==> flow/design.v <==
module OneBitAdder (
  input A,
  input B,
  input cin,
  output sum,
  output cout
);
  assign sum = (A ^ B) ^ cin;
  assign cout = ((A ^ B) & cin) | (A & B);
endmodule
module Adder_2_bits (
  input [1:0] bit_1, bit_2,
  input c_in,
  output [1:0] s,
  output c_out
);
  wire c0;  
  OneBitAdder birler (.A(bit_1[0]), .B(bit_2[0]), .cin(c_in), .sum(s[0]), .cout(c0));
  OneBitAdder onlar (.A(bit_1[1]), .B(bit_2[1]), .cin(c0), .sum(s[1]), .cout(c_out));
endmodule
module Adder_4_bits (
  input [3:0] bit_1, bit_2,
  input c_in,
  output [3:0] s,
  output c_out
);
  wire  c0;  
  Adder_2_bits a_2_0 (.bit_1(bit_1[1:0]), .bit_2(bit_2[1:0]), .c_in(c_in), .s(s[1:0]), .c_out(c0));
  Adder_2_bits a_2_1 (.bit_1(bit_1[3:2]), .bit_2(bit_2[3:2]), .c_in(c0), .s(s[3:2]), .c_out(c_out));
endmodule
module Adder_8_bits (
  input [7:0] bit_1, bit_2,
  input c_in,
  output [7:0] s,
  output c_out
);
  wire  c0;  
  Adder_4_bits a_4_0 (.bit_1(bit_1[3:0]), .bit_2(bit_2[3:0]), .c_in(c_in), .s(s[3:0]), .c_out(c0));
  Adder_4_bits a_4_1 (.bit_1(bit_1[7:4]), .bit_2(bit_2[7:4]), .c_in(c0), .s(s[7:4]), .c_out(c_out));
endmodule
  module Adder_10_bits(
  input [9:0] bit_1,bit_2, 
  input c_in,
  output [9:0] s,
  output c_out
);
 wire  c0;  
   Adder_8_bits a_8 (.bit_1(bit_1[7:0]), .bit_2(bit_2[7:0]), .c_in(c_in), .s(s[7:0]), .c_out(c0));
   Adder_2_bits a_2 (.bit_1(bit_1[9:8]), .bit_2(bit_2[9:8]), .c_in(c0), .s(s[9:8]), .c_out(c_out));
endmodule
module Adder_16_bits (
  input [15:0] bit_1, bit_2,
  input c_in,
  output [15:0] s,
  output c_out
);
  wire  c0;  
  Adder_8_bits a_8_0 (.bit_1(bit_1[7:0]), .bit_2(bit_2[7:0]), .c_in(c_in), .s(s[7:0]), .c_out(c0));
  Adder_8_bits a_8_1 (.bit_1(bit_1[15:8]), .bit_2(bit_2[15:8]), .c_in(c0), .s(s[15:8]), .c_out(c_out));
endmodule
module Adder_18_bits (
  input [17:0] bit_1, bit_2,
  input c_in,
  output [17:0] s,
  output c_out
);
  wire  c0;  
  Adder_16_bits a_16 (.bit_1(bit_1[15:0]), .bit_2(bit_2[15:0]), .c_in(c_in), .s(s[15:0]), .c_out(c0));
  Adder_2_bits a_2 (.bit_1(bit_1[17:16]), .bit_2(bit_2[17:16]), .c_in(c0), .s(s[17:16]), .c_out(c_out));
endmodule
module ExtendValue (
  input [0:5] inp,
  output reg [0:17] out
);
  always @* begin
    out[12:17] = inp[0:5];
    if (inp[0] == 1'b0)
      out[0:11] = 12'b0;
    else
      out[0:11] = 12'hfff;
  end
endmodule
module Mux_Alu (
  input  [1:0] whichalu,
  input  [17:0] input_0, input_1, input_2, input_3,
  output reg [17:0] out
);
    always @ (input_0 or input_1 or input_2 or input_3 or whichalu)
    begin
	out=input_0;
	if(whichalu== 2'b01)
	   out=input_1;
	if(whichalu== 2'b10)
	   out=input_2;
	if(whichalu== 2'b11)
	   out=input_3;
    end
endmodule
module Mux_18bit (
  input wire select,
  input wire [17:0] input_1,  
  input wire [17:0] input_2,  
  output reg [17:0] out  
);
    always @ (select or input_1 or input_2)
    begin
        if (select == 1'b0)
            out = input_1;
        else
            out = input_2;
    end
endmodule
module aluselect (
    input wire [17:0] R1,
    input wire [17:0] R2,
    input wire [1:0] alu_op_type,
    output wire [17:0] result,
    output wire cout
);
    wire [17:0] add_result, and_result, nand_result, nor_result;
    Adder_18_bits adder (.bit_1(R1), .bit_2(R2), .c_in(1'b0), .s(add_result), .c_out(cout));
    assign and_result = R1 & R2;
    assign nand_result = ~(R1 & R2);
    assign nor_result = ~(R1 | R2);
    Mux_Alu m1 (
        .whichalu(alu_op_type),
        .input_0(add_result),
        .input_1(and_result),
        .input_2(nand_result),
        .input_3(nor_result),
        .out(result)
    );
endmodule
module Regfile (
  input [0:4] select_register, reg_1, reg_2,
  input [0:17] data,
  input clck, reset_enable, write_enable, clear,
  output reg [0:17] read_reg_1_value,
  output reg [0:17] read_reg_2_value
);
  reg [0:17] registers [0:15];  
  integer i;
  always @(posedge clck or posedge reset_enable) begin
    if (reset_enable) begin
      for (i = 0; i < 16; i = i + 1) begin
        registers[i] <= 18'b0;
      end
    end
    else if (clear) begin
      for (i = 0; i < 16; i = i + 1) begin
        registers[i] <= 18'b0;
      end
    end
    else if (write_enable) begin
      registers[select_register[1:4]] <= data;
    end
  end
  always @(posedge clck) begin
    read_reg_1_value <= registers[reg_1[1:4]];
    read_reg_2_value <= registers[reg_2[1:4]];
  end
endmodule
module ProgramCounter (
  input wire clk,
  input wire rst,
  input wire is_jump,
  input wire pc_enable,
  input wire next,
  input wire [9:0] address_input,
  output reg [9:0] current_address
);
  always @(posedge clk or posedge rst) begin
    if (rst) begin
      current_address <= 10'b0;
    end else begin
      if (is_jump) begin
        current_address <= current_address+address_input;
      end else if (pc_enable && next) begin
        current_address <= current_address + 1;
      end
    end
  end
endmodule
module cpu18 (
  input  wire        clk,
  input  wire        rst,
  output wire [9:0]  imem_addr,
  input  wire [17:0] imem_rdata,
  output wire [9:0]  dmem_addr,
  output wire [17:0] dmem_wdata,
  output wire        dmem_we,
  input  wire [17:0] dmem_rdata,
  output wire        halt
);
  localparam S_FETCH  = 2'd0;
  localparam S_DECODE = 2'd1;
  localparam S_EXEC   = 2'd2;
  localparam S_HALT   = 2'd3;
  reg  [1:0]  state;
  reg  [17:0] ir;
  reg         zf, cf;
  wire [9:0]  pc;
  wire [3:0] opcode = ir[17:14];
  wire [3:0] f_dst  = ir[13:10];
  wire [3:0] f_src1 = ir[9:6];
  wire [3:0] f_src2 = ir[3:0];
  wire [5:0] f_imm  = ir[5:0];
  wire [9:0] f_addr = ir[9:0];
  wire is_alu = (opcode[3:2] == 2'b00);           
  wire is_imm = (opcode[3:1] == 3'b010);          
  wire is_ld  = (opcode == 4'b0110);
  wire is_st  = (opcode == 4'b0111);
  wire is_cmp = (opcode == 4'b1000);
  wire is_jmp = (opcode >= 4'b1001) && (opcode <= 4'b1110);
  wire is_rst = (opcode == 4'b1111);
  reg taken;
  always @* begin
    case (opcode)
      4'b1001: taken = 1'b1;           
      4'b1010: taken = zf;             
      4'b1011: taken = ~zf & ~cf;      
      4'b1100: taken = cf;             
      4'b1101: taken = ~cf;            
      4'b1110: taken = cf | zf;        
      default: taken = 1'b0;
    endcase
  end
  wire exec = (state == S_EXEC);
  wire [17:0] rv1, rv2, wb_data;
  wire [3:0]  rsel1 = is_st ? f_dst : f_src1;
  Regfile regs (
    .select_register({1'b0, f_dst}),
    .reg_1({1'b0, rsel1}),
    .reg_2({1'b0, f_src2}),
    .data(wb_data),
    .clck(clk),
    .reset_enable(rst),
    .write_enable(exec & (is_alu | is_imm | is_ld)),
    .clear(exec & is_rst),
    .read_reg_1_value(rv1),
    .read_reg_2_value(rv2)
  );
  wire [17:0] imm_ext, alu_b, alu_y;
  wire        alu_cout;
  ExtendValue ext (.inp(f_imm), .out(imm_ext));
  Mux_18bit   opb (.select(is_imm), .input_1(rv2), .input_2(imm_ext), .out(alu_b));
  aluselect   alu (.R1(rv1), .R2(alu_b), .alu_op_type(opcode[1:0]), .result(alu_y), .cout(alu_cout));
  Mux_18bit   wbm (.select(is_ld), .input_1(alu_y), .input_2(dmem_rdata), .out(wb_data));
  wire do_jump = exec & is_jmp & taken;
  ProgramCounter pcr (
    .clk(clk),
    .rst(rst),
    .is_jump(do_jump),
    .pc_enable(exec),
    .next(1'b1),
    .address_input(f_addr),
    .current_address(pc)
  );
  always @(posedge clk or posedge rst) begin
    if (rst) begin
      state <= S_FETCH;
      ir    <= 18'b0;
      zf    <= 1'b0;
      cf    <= 1'b0;
    end else begin
      case (state)
        S_FETCH: begin
          ir    <= imem_rdata;
          state <= S_DECODE;
        end
        S_DECODE: state <= S_EXEC;
        S_EXEC: begin
          if (is_cmp) begin
            zf <= (rv1 == rv2);
            cf <= (rv1 < rv2);
          end else if (is_rst) begin
            zf <= 1'b0;
            cf <= 1'b0;
          end
          if (do_jump && f_addr == 10'd0)
            state <= S_HALT;
          else
            state <= S_FETCH;
        end
        default: state <= S_HALT;
      endcase
    end
  end
  assign imem_addr  = pc;
  assign dmem_addr  = f_addr;
  assign dmem_wdata = rv1;
  assign dmem_we    = exec & is_st;
  assign halt       = (state == S_HALT);
endmodule
---- Tool chain data of cpu18 ----
The steps from the RTL of cpu18 to its reports follow in flow order.
Line numbers count from 1 in the design file above.
Operators carry their Yosys type and port widths (W data, S select, Z words).
Cell names lack the library's common part.
Not given: n/a
inputs
  design top .............................. cpu18
  clock ................................... clk
  cell library ............................ sky130hd
  library corner .......................... tt_025C_1v80

---- Word-level counts ----
Counts by Yosys on the flattened word-level netlist (proc, flatten, opt, wreduce). Print and check cells are left out. Cells with the same type and inputs are merged into one.
operators by class
  add/sub/neg operators ................... 2
  order comparisons ....................... 3
  equal/unequal tests ..................... 63
  multiplexer cells ....................... 65
  bitwise gates (word level) .............. 99
  reductions and logical operators ........ 44
operators by type and width
  cell                     count
  $mux W18                 53
  $pmux W18 S16            2
  $eq A4 B4 Y1 const B     32
  $eq A4 B3 Y1 const B     14
  $and A1 B1 Y1            39
  $reduce_bool A2 Y1       19
  $not A18 Y18             2
  $xor A1 B1 Y1            35
  $reduce_and A2 Y1        17
  $eq A4 B2 Y1 const B     6
  $mux W10                 2
  $or A1 B1 Y1             19
  $lt A18 B18 Y1           1
  $eq A18 B18 Y1           1
  $and A18 B18 Y18         1
  $or A18 B18 Y18          1
  $eq A4 B1 Y1 const B     3
  $logic_not A4 Y1         3
  $mux W12                 1
  $add A10 B1 Y10 const B  1
  $add A10 B10 Y10         1
  $logic_not A10 Y1        1
  $eq A2 B2 Y1 const B     4
  $pmux W2 S3              1
  $pmux W1 S6              1
  $eq A2 B1 Y1 const B     2
  $logic_not A2 Y1         2
  $ge A4 B4 Y1 const B     1
Not listed: further kinds 7, cells in them 11.
word-level totals
  flip-flop bits (word level) ............. 356
  output and inout port bits .............. 40
  cells after elaboration ................. 299

---- Longest topological paths ----
Longest topological path by Yosys (ltp), each cell counted once; first at word level (registers and memories cut), then after technology mapping (sequential cells cut; the memories' decode and read muxes count).
logic depth
  word-level depth ........................ 43
  ABC_AREA ................................ 0
  gate-level depth with buffers ........... 31

---- Netlist ----
The flow's flattened synthesis, as Yosys stat reports it; memories are mapped. The netlist is that of the ABC_AREA named above (0 if unset); the other value can give another one.
synthesis totals
  cells in the netlist .................... 1,942
  chip area (Yosys) ....................... 21,350.5 sq um
  flip-flop cells ......................... 358
cells by type
  cell type  count
  dfrtp_1    321
  mux2_2     319
  a22oi_1    112
  ha_1       63
  dfxtp_1    36
  nor2_1     108
  mux2i_1    40
  a22o_1     43
  a21oi_1    75
  buf_4      47
  fa_1       17
  nand2_1    74
  buf_2      54
  inv_1      69
  o21ai_0    46
  a21o_1     27
  a211oi_2   15
  a222oi_1   17
Not listed: further types 67, cells in them 459.
By module: a second synthesis without flattening, with its own total; a netlist apart from the flattened one above.
second synthesis, totals
  cells (unflattened synthesis) ........... 2,444
  area total of the unflattened synthesis .. 21,106.5 sq um
Rows give one instance, submodules left out.
by module
  module          instances  cells  area (sq um)  seq. area (sq um)
  Regfile         1          2,040  16,945.0      7,927.6
  cpu18           1          152    1,567.8       601.8
  ProgramCounter  1          99     827.0         250.2
  Mux_18bit       2          20     271.5         0.0
  Mux_Alu         1          22     476.7         0.0
  OneBitAdder     18         1      20.0          0.0
  aluselect       1          55     251.5         0.0
  ExtendValue     1          18     135.1         0.0
  Adder_16_bits   1          0      0.0           0.0
  Adder_18_bits   1          0      0.0           0.0
  Adder_2_bits    9          0      0.0           0.0
  Adder_4_bits    4          0      0.0           0.0
  Adder_8_bits    2          0      0.0           0.0

---- Worst setup path after synthesis ----
OpenSTA on the mapped netlist: ideal clock, no wires. The path of least setup slack (recovery checks aside). Input and output delay are each 20% of the period. Register names are those of the netlist, which keeps one name where synthesis merged equal registers.
timing path after synthesis
  path type ............................... reg2reg
  start ................................... reg ir[15]
  end ..................................... reg regs.registers[0][1]
  clock period ............................ 9.0 ns
  library setup time ...................... 0.064 ns
  launch time at the first pin ............ 0.000 ns
  data arrival time ....................... 9.811 ns
  slack ................................... -0.875 ns
  path delay .............................. 9.875 ns
  stages on the path ...................... 31
  path buffers ............................ 5
  period reached after synthesis .......... 9.875 ns
"path delay" = arrival - input delay + setup time.
"stages on the path" counts driving pins, that of a launching flip-flop among them; a cell with two outputs on the path counts twice.
"period reached after synthesis" is the clock period less the worst setup slack; recovery checks do not enter. This is arithmetic on one report: input and output delays are still those of the set period (20% each).
The rows between start and end are the longest chain of elaborated cells between them; the timing report does not say that the signal goes this way. Where chains are equally long, one stands for them.
Each line given opens the expression or statement behind the cell; cells for indexed reads and writes are added by Yosys, which also makes memories of some case tables.
Lines with a computed index may be missing from the assigning lines.
on the way, after synthesis
  cell sequence ........................... dfrtp_1 > buf_4 > buf_4 > buf_4 > or3b_2 > buf_2 > mux2_2 > ha_1 > fa_1 > fa_1 > fa_1 > fa_1 > fa_1 > fa_1 > fa_1 > fa_1 > fa_1 > fa_1 > fa_1 > fa_1 > fa_1 > fa_1 > fa_1 > inv_1 > fa_1 > nor2b_1 > a211oi_1 > a21oi_1 > a211oi_2 > clkbuf_2 > mux2_2
  cells in the longest elaborated chain ... 41
RTL lines, path after synthesis
  item               RTL line  text
  from (decl)        200       reg  [17:0] ir;
  from (assign)      262       ir    <= 18'b0;
  from (assign)      268       ir    <= imem_rdata;
  $eq A3 B2 Y1       210       wire is_imm = (opcode[3:1] == 3'b010);
  $mux W18           107       if (select == 1'b0)
  $xor A1 B1 Y1      9         assign cout = ((A ^ B) & cin) | (A & B);
  $and A1 B1 Y1      9
  $or A1 B1 Y1       9
  $and A1 B1 Y1      9
  $or A1 B1 Y1       9
  [... 27 more ...]  n/a
  $mux W18           91        if(whichalu== 2'b01)
  $mux W18           93        if(whichalu== 2'b10)
  $mux W18           95        if(whichalu== 2'b11)
  $mux W18           107
  $mux W18           155       registers[select_register[1:4]] <= data;
  $mux W18           154       else if (write_enable) begin
  $mux W18           149       else if (clear) begin
  to (assign)        146       registers[i] <= 18'b0;
  to (assign)        151       registers[i] <= 18'b0;
  to (decl)          141       reg [0:17] registers [0:15];

---- Timing after layout ----
From the final timing report of run A: the path of least setup slack in the routed layout; clock arrival at registers is part of the times.
timing path after layout
  path type ............................... reg2reg
  start ................................... reg ir[15]
  end ..................................... reg regs.registers[1][1]
  clock period ............................ 14.5 ns
  library setup time ...................... 0.06 ns
  launch time at the first pin ............ 0.54 ns
  data arrival time ....................... 11.20 ns
  slack ................................... 3.78 ns
  stages on the path ...................... 27
  path buffers ............................ 1
The rows between start and end are the longest chain of elaborated cells between them; the timing report does not say that the signal goes this way. Where chains are equally long, one stands for them.
Lines with a computed index may be missing from the assigning lines.
on the way, after layout
  cell sequence ........................... dfrtp_2 > buf_4 > or3b_2 > mux2_2 > ha_1 > fa_1 > fa_1 > fa_1 > fa_1 > fa_1 > fa_1 > fa_1 > fa_1 > fa_1 > fa_1 > fa_1 > fa_1 > fa_1 > fa_1 > fa_1 > inv_1 > fa_1 > nor2b_1 > a211oi_1 > a21oi_1 > a211oi_2 > mux2_2
  cells in the longest elaborated chain ... 41
RTL lines, path after layout
  item               RTL line  text
  from (decl)        200       reg  [17:0] ir;
  from (assign)      262       ir    <= 18'b0;
  from (assign)      268       ir    <= imem_rdata;
  $eq A3 B2 Y1       210       wire is_imm = (opcode[3:1] == 3'b010);
  $mux W18           107       if (select == 1'b0)
  $xor A1 B1 Y1      9         assign cout = ((A ^ B) & cin) | (A & B);
  $and A1 B1 Y1      9
  $or A1 B1 Y1       9
  $and A1 B1 Y1      9
  $or A1 B1 Y1       9
  [... 27 more ...]  n/a
  $mux W18           91        if(whichalu== 2'b01)
  $mux W18           93        if(whichalu== 2'b10)
  $mux W18           95        if(whichalu== 2'b11)
  $mux W18           107
  $mux W18           155       registers[select_register[1:4]] <= data;
  $mux W18           154       else if (write_enable) begin
  $mux W18           149       else if (clear) begin
  to (assign)        146       registers[i] <= 18'b0;
  to (assign)        151       registers[i] <= 18'b0;
  to (decl)          141       reg [0:17] registers [0:15];

Record of 4 stored runs of the RTL-to-layout flow on cpu18, platform sky130hd. The runs are unordered. Constraints: input delay and output delay 20% of the set period each, output load 0.01 pF.
"reached clock period" = clock period - worst setup slack. The figure is calculated, with input and output delays left at 20% of the set period.
"worst setup path time" = time allowed to the worst setup path (clock period - input delay - output delay, where it has them) - its slack; a late launch clock adds to it, a late capture clock takes from it.
"power": no workload was simulated; the value follows from the tool's default switching activity.

======== run A ========
==> flow/run.sh <==
#!/bin/bash
# the make line also repeats the synthesis and layout settings of config.mk as NAME=value (left out here)
make -C /OpenROAD-flow-scripts/flow DESIGN_CONFIG=/design/flow/config.mk WORK_HOME=/design/flow/orfs CLKGATE_MAP_FILE= finish
==> flow/config.mk <==
export PLATFORM = sky130hd
export DESIGN_NAME = cpu18
export DESIGN_NICKNAME = cpu18
export VERILOG_FILES = /design/flow/design.v
export SDC_FILE = /design/flow/constraint.sdc
export NUM_CORES = 4
export LEC_CHECK = 0
export CAP_MARGIN = 20
export CORE_MARGIN = 2
export CORE_UTILIZATION = 40
export SLEW_MARGIN = 20
==> flow/constraint.sdc <==
create_clock -name core_clock -period 14.5 [get_ports {clk}]
set_input_delay 2.9000 -clock core_clock [delete_from_list [all_inputs] [get_ports {clk}]]
set_output_delay 2.9000 -clock core_clock [all_outputs]
set_load 0.01 [all_outputs]

-------- measured, run A --------
  chip area in the Yosys report ........... 21,350.5 sq um
  die area ................................ 55,239.1 sq um
  standard-cell area after layout ......... 23,938.0 sq um
  post-layout utilization ................. 45.5%
  worst slack on setup checks ............. 3.778 ns
  total negative slack .................... 0.000 ns
  worst hold slack in the final report .... 0.360 ns
  power ................................... 2.107 mW
  reached clock period .................... 10.722 ns
  worst setup path time ................... 10.72 ns
  worst setup path kind ................... reg2reg

======== run B ========
==> flow/run.sh <==
#!/bin/bash
# the make line also repeats the synthesis and layout settings of config.mk as NAME=value (left out here)
make -C /OpenROAD-flow-scripts/flow DESIGN_CONFIG=/design/flow/config.mk WORK_HOME=/design/flow/orfs CLKGATE_MAP_FILE= finish
==> flow/config.mk <==
export PLATFORM = sky130hd
export DESIGN_NAME = cpu18
export DESIGN_NICKNAME = cpu18
export VERILOG_FILES = /design/flow/design.v
export SDC_FILE = /design/flow/constraint.sdc
export NUM_CORES = 4
export LEC_CHECK = 0
export ABC_AREA = 1
export CAP_MARGIN = 10
export CELL_PAD_IN_SITES_GLOBAL_PLACEMENT = 0
export CORE_MARGIN = 8
export CORE_UTILIZATION = 56
export PLACE_DENSITY_LB_ADDON = 0.0
export SETUP_SLACK_MARGIN = -0.05
export SLEW_MARGIN = 35
==> flow/constraint.sdc <==
create_clock -name core_clock -period 5.63 [get_ports {clk}]
set_input_delay 1.1260 -clock core_clock [delete_from_list [all_inputs] [get_ports {clk}]]
set_output_delay 1.1260 -clock core_clock [all_outputs]
set_load 0.01 [all_outputs]

-------- measured, run B --------
  chip area in the Yosys report ........... 20,239.4 sq um
  die area ................................ 42,481.3 sq um
  standard-cell area after layout ......... 23,627.7 sq um
  post-layout utilization ................. 66.4%
  worst slack on setup checks ............. -2.157 ns
  total negative slack .................... -163.001 ns
  worst hold slack in the final report .... 0.355 ns
  power ................................... 5.541 mW
  reached clock period .................... 7.787 ns
  worst setup path time ................... 7.79 ns
  worst setup path kind ................... reg2reg

======== run C ========
==> flow/run.sh <==
#!/bin/bash
# the make line also repeats the synthesis and layout settings of config.mk as NAME=value (left out here)
make -C /OpenROAD-flow-scripts/flow DESIGN_CONFIG=/design/flow/config.mk WORK_HOME=/design/flow/orfs CLKGATE_MAP_FILE= finish
==> flow/config.mk <==
export PLATFORM = sky130hd
export DESIGN_NAME = cpu18
export DESIGN_NICKNAME = cpu18
export VERILOG_FILES = /design/flow/design.v
export SDC_FILE = /design/flow/constraint.sdc
export NUM_CORES = 4
export LEC_CHECK = 0
export CAP_MARGIN = 0
export CELL_PAD_IN_SITES_DETAIL_PLACEMENT = 2
export CORE_ASPECT_RATIO = 0.62
export CORE_MARGIN = 3
export CORE_UTILIZATION = 40
export GPL_TIMING_DRIVEN = 0
export MIN_ROUTING_LAYER = met2
export PLACE_DENSITY_LB_ADDON = 0.23
export SLEW_MARGIN = 20
==> flow/constraint.sdc <==
create_clock -name core_clock -period 9.0 [get_ports {clk}]
set_input_delay 1.8000 -clock core_clock [delete_from_list [all_inputs] [get_ports {clk}]]
set_output_delay 1.8000 -clock core_clock [all_outputs]
set_load 0.01 [all_outputs]

-------- run C --------
  no results, routing failed with GRT-0116

======== run D ========
==> flow/run.sh <==
#!/bin/bash
# the make line also repeats the synthesis and layout settings of config.mk as NAME=value (left out here)
make -C /OpenROAD-flow-scripts/flow DESIGN_CONFIG=/design/flow/config.mk WORK_HOME=/design/flow/orfs CLKGATE_MAP_FILE= finish
==> flow/config.mk <==
export PLATFORM = sky130hd
export DESIGN_NAME = cpu18
export DESIGN_NICKNAME = cpu18
export VERILOG_FILES = /design/flow/design.v
export SDC_FILE = /design/flow/constraint.sdc
export NUM_CORES = 4
export LEC_CHECK = 0
export ABC_AREA = 0
export CAP_MARGIN = 0
export CELL_PAD_IN_SITES_GLOBAL_PLACEMENT = 3
export CORE_ASPECT_RATIO = 0.54
export CORE_MARGIN = 2
export CORE_UTILIZATION = 44
export GPL_ROUTABILITY_DRIVEN = 0
export GPL_TIMING_DRIVEN = 1
export HOLD_SLACK_MARGIN = -0.08
export MIN_ROUTING_LAYER = met1
export PLACE_DENSITY = 0.89
export SLEW_MARGIN = 35
export TNS_END_PERCENT = 80
==> flow/constraint.sdc <==
create_clock -name core_clock -period 14.1 [get_ports {clk}]
set_input_delay 2.8200 -clock core_clock [delete_from_list [all_inputs] [get_ports {clk}]]
set_output_delay 2.8200 -clock core_clock [all_outputs]
set_load 0.01 [all_outputs]

-------- measured, run D --------
  chip area in the Yosys report ........... 21,350.5 sq um
  die area ................................ 50,387.0 sq um
  standard-cell area after layout ......... 24,014.3 sq um
  post-layout utilization ................. 50.0%
  worst slack on setup checks ............. 3.466 ns
  total negative slack .................... 0.000 ns
  worst hold slack in the final report .... 0.358 ns
  power ................................... 2.080 mW
  reached clock period .................... 10.634 ns
  worst setup path time ................... 10.63 ns
  worst setup path kind ................... reg2reg
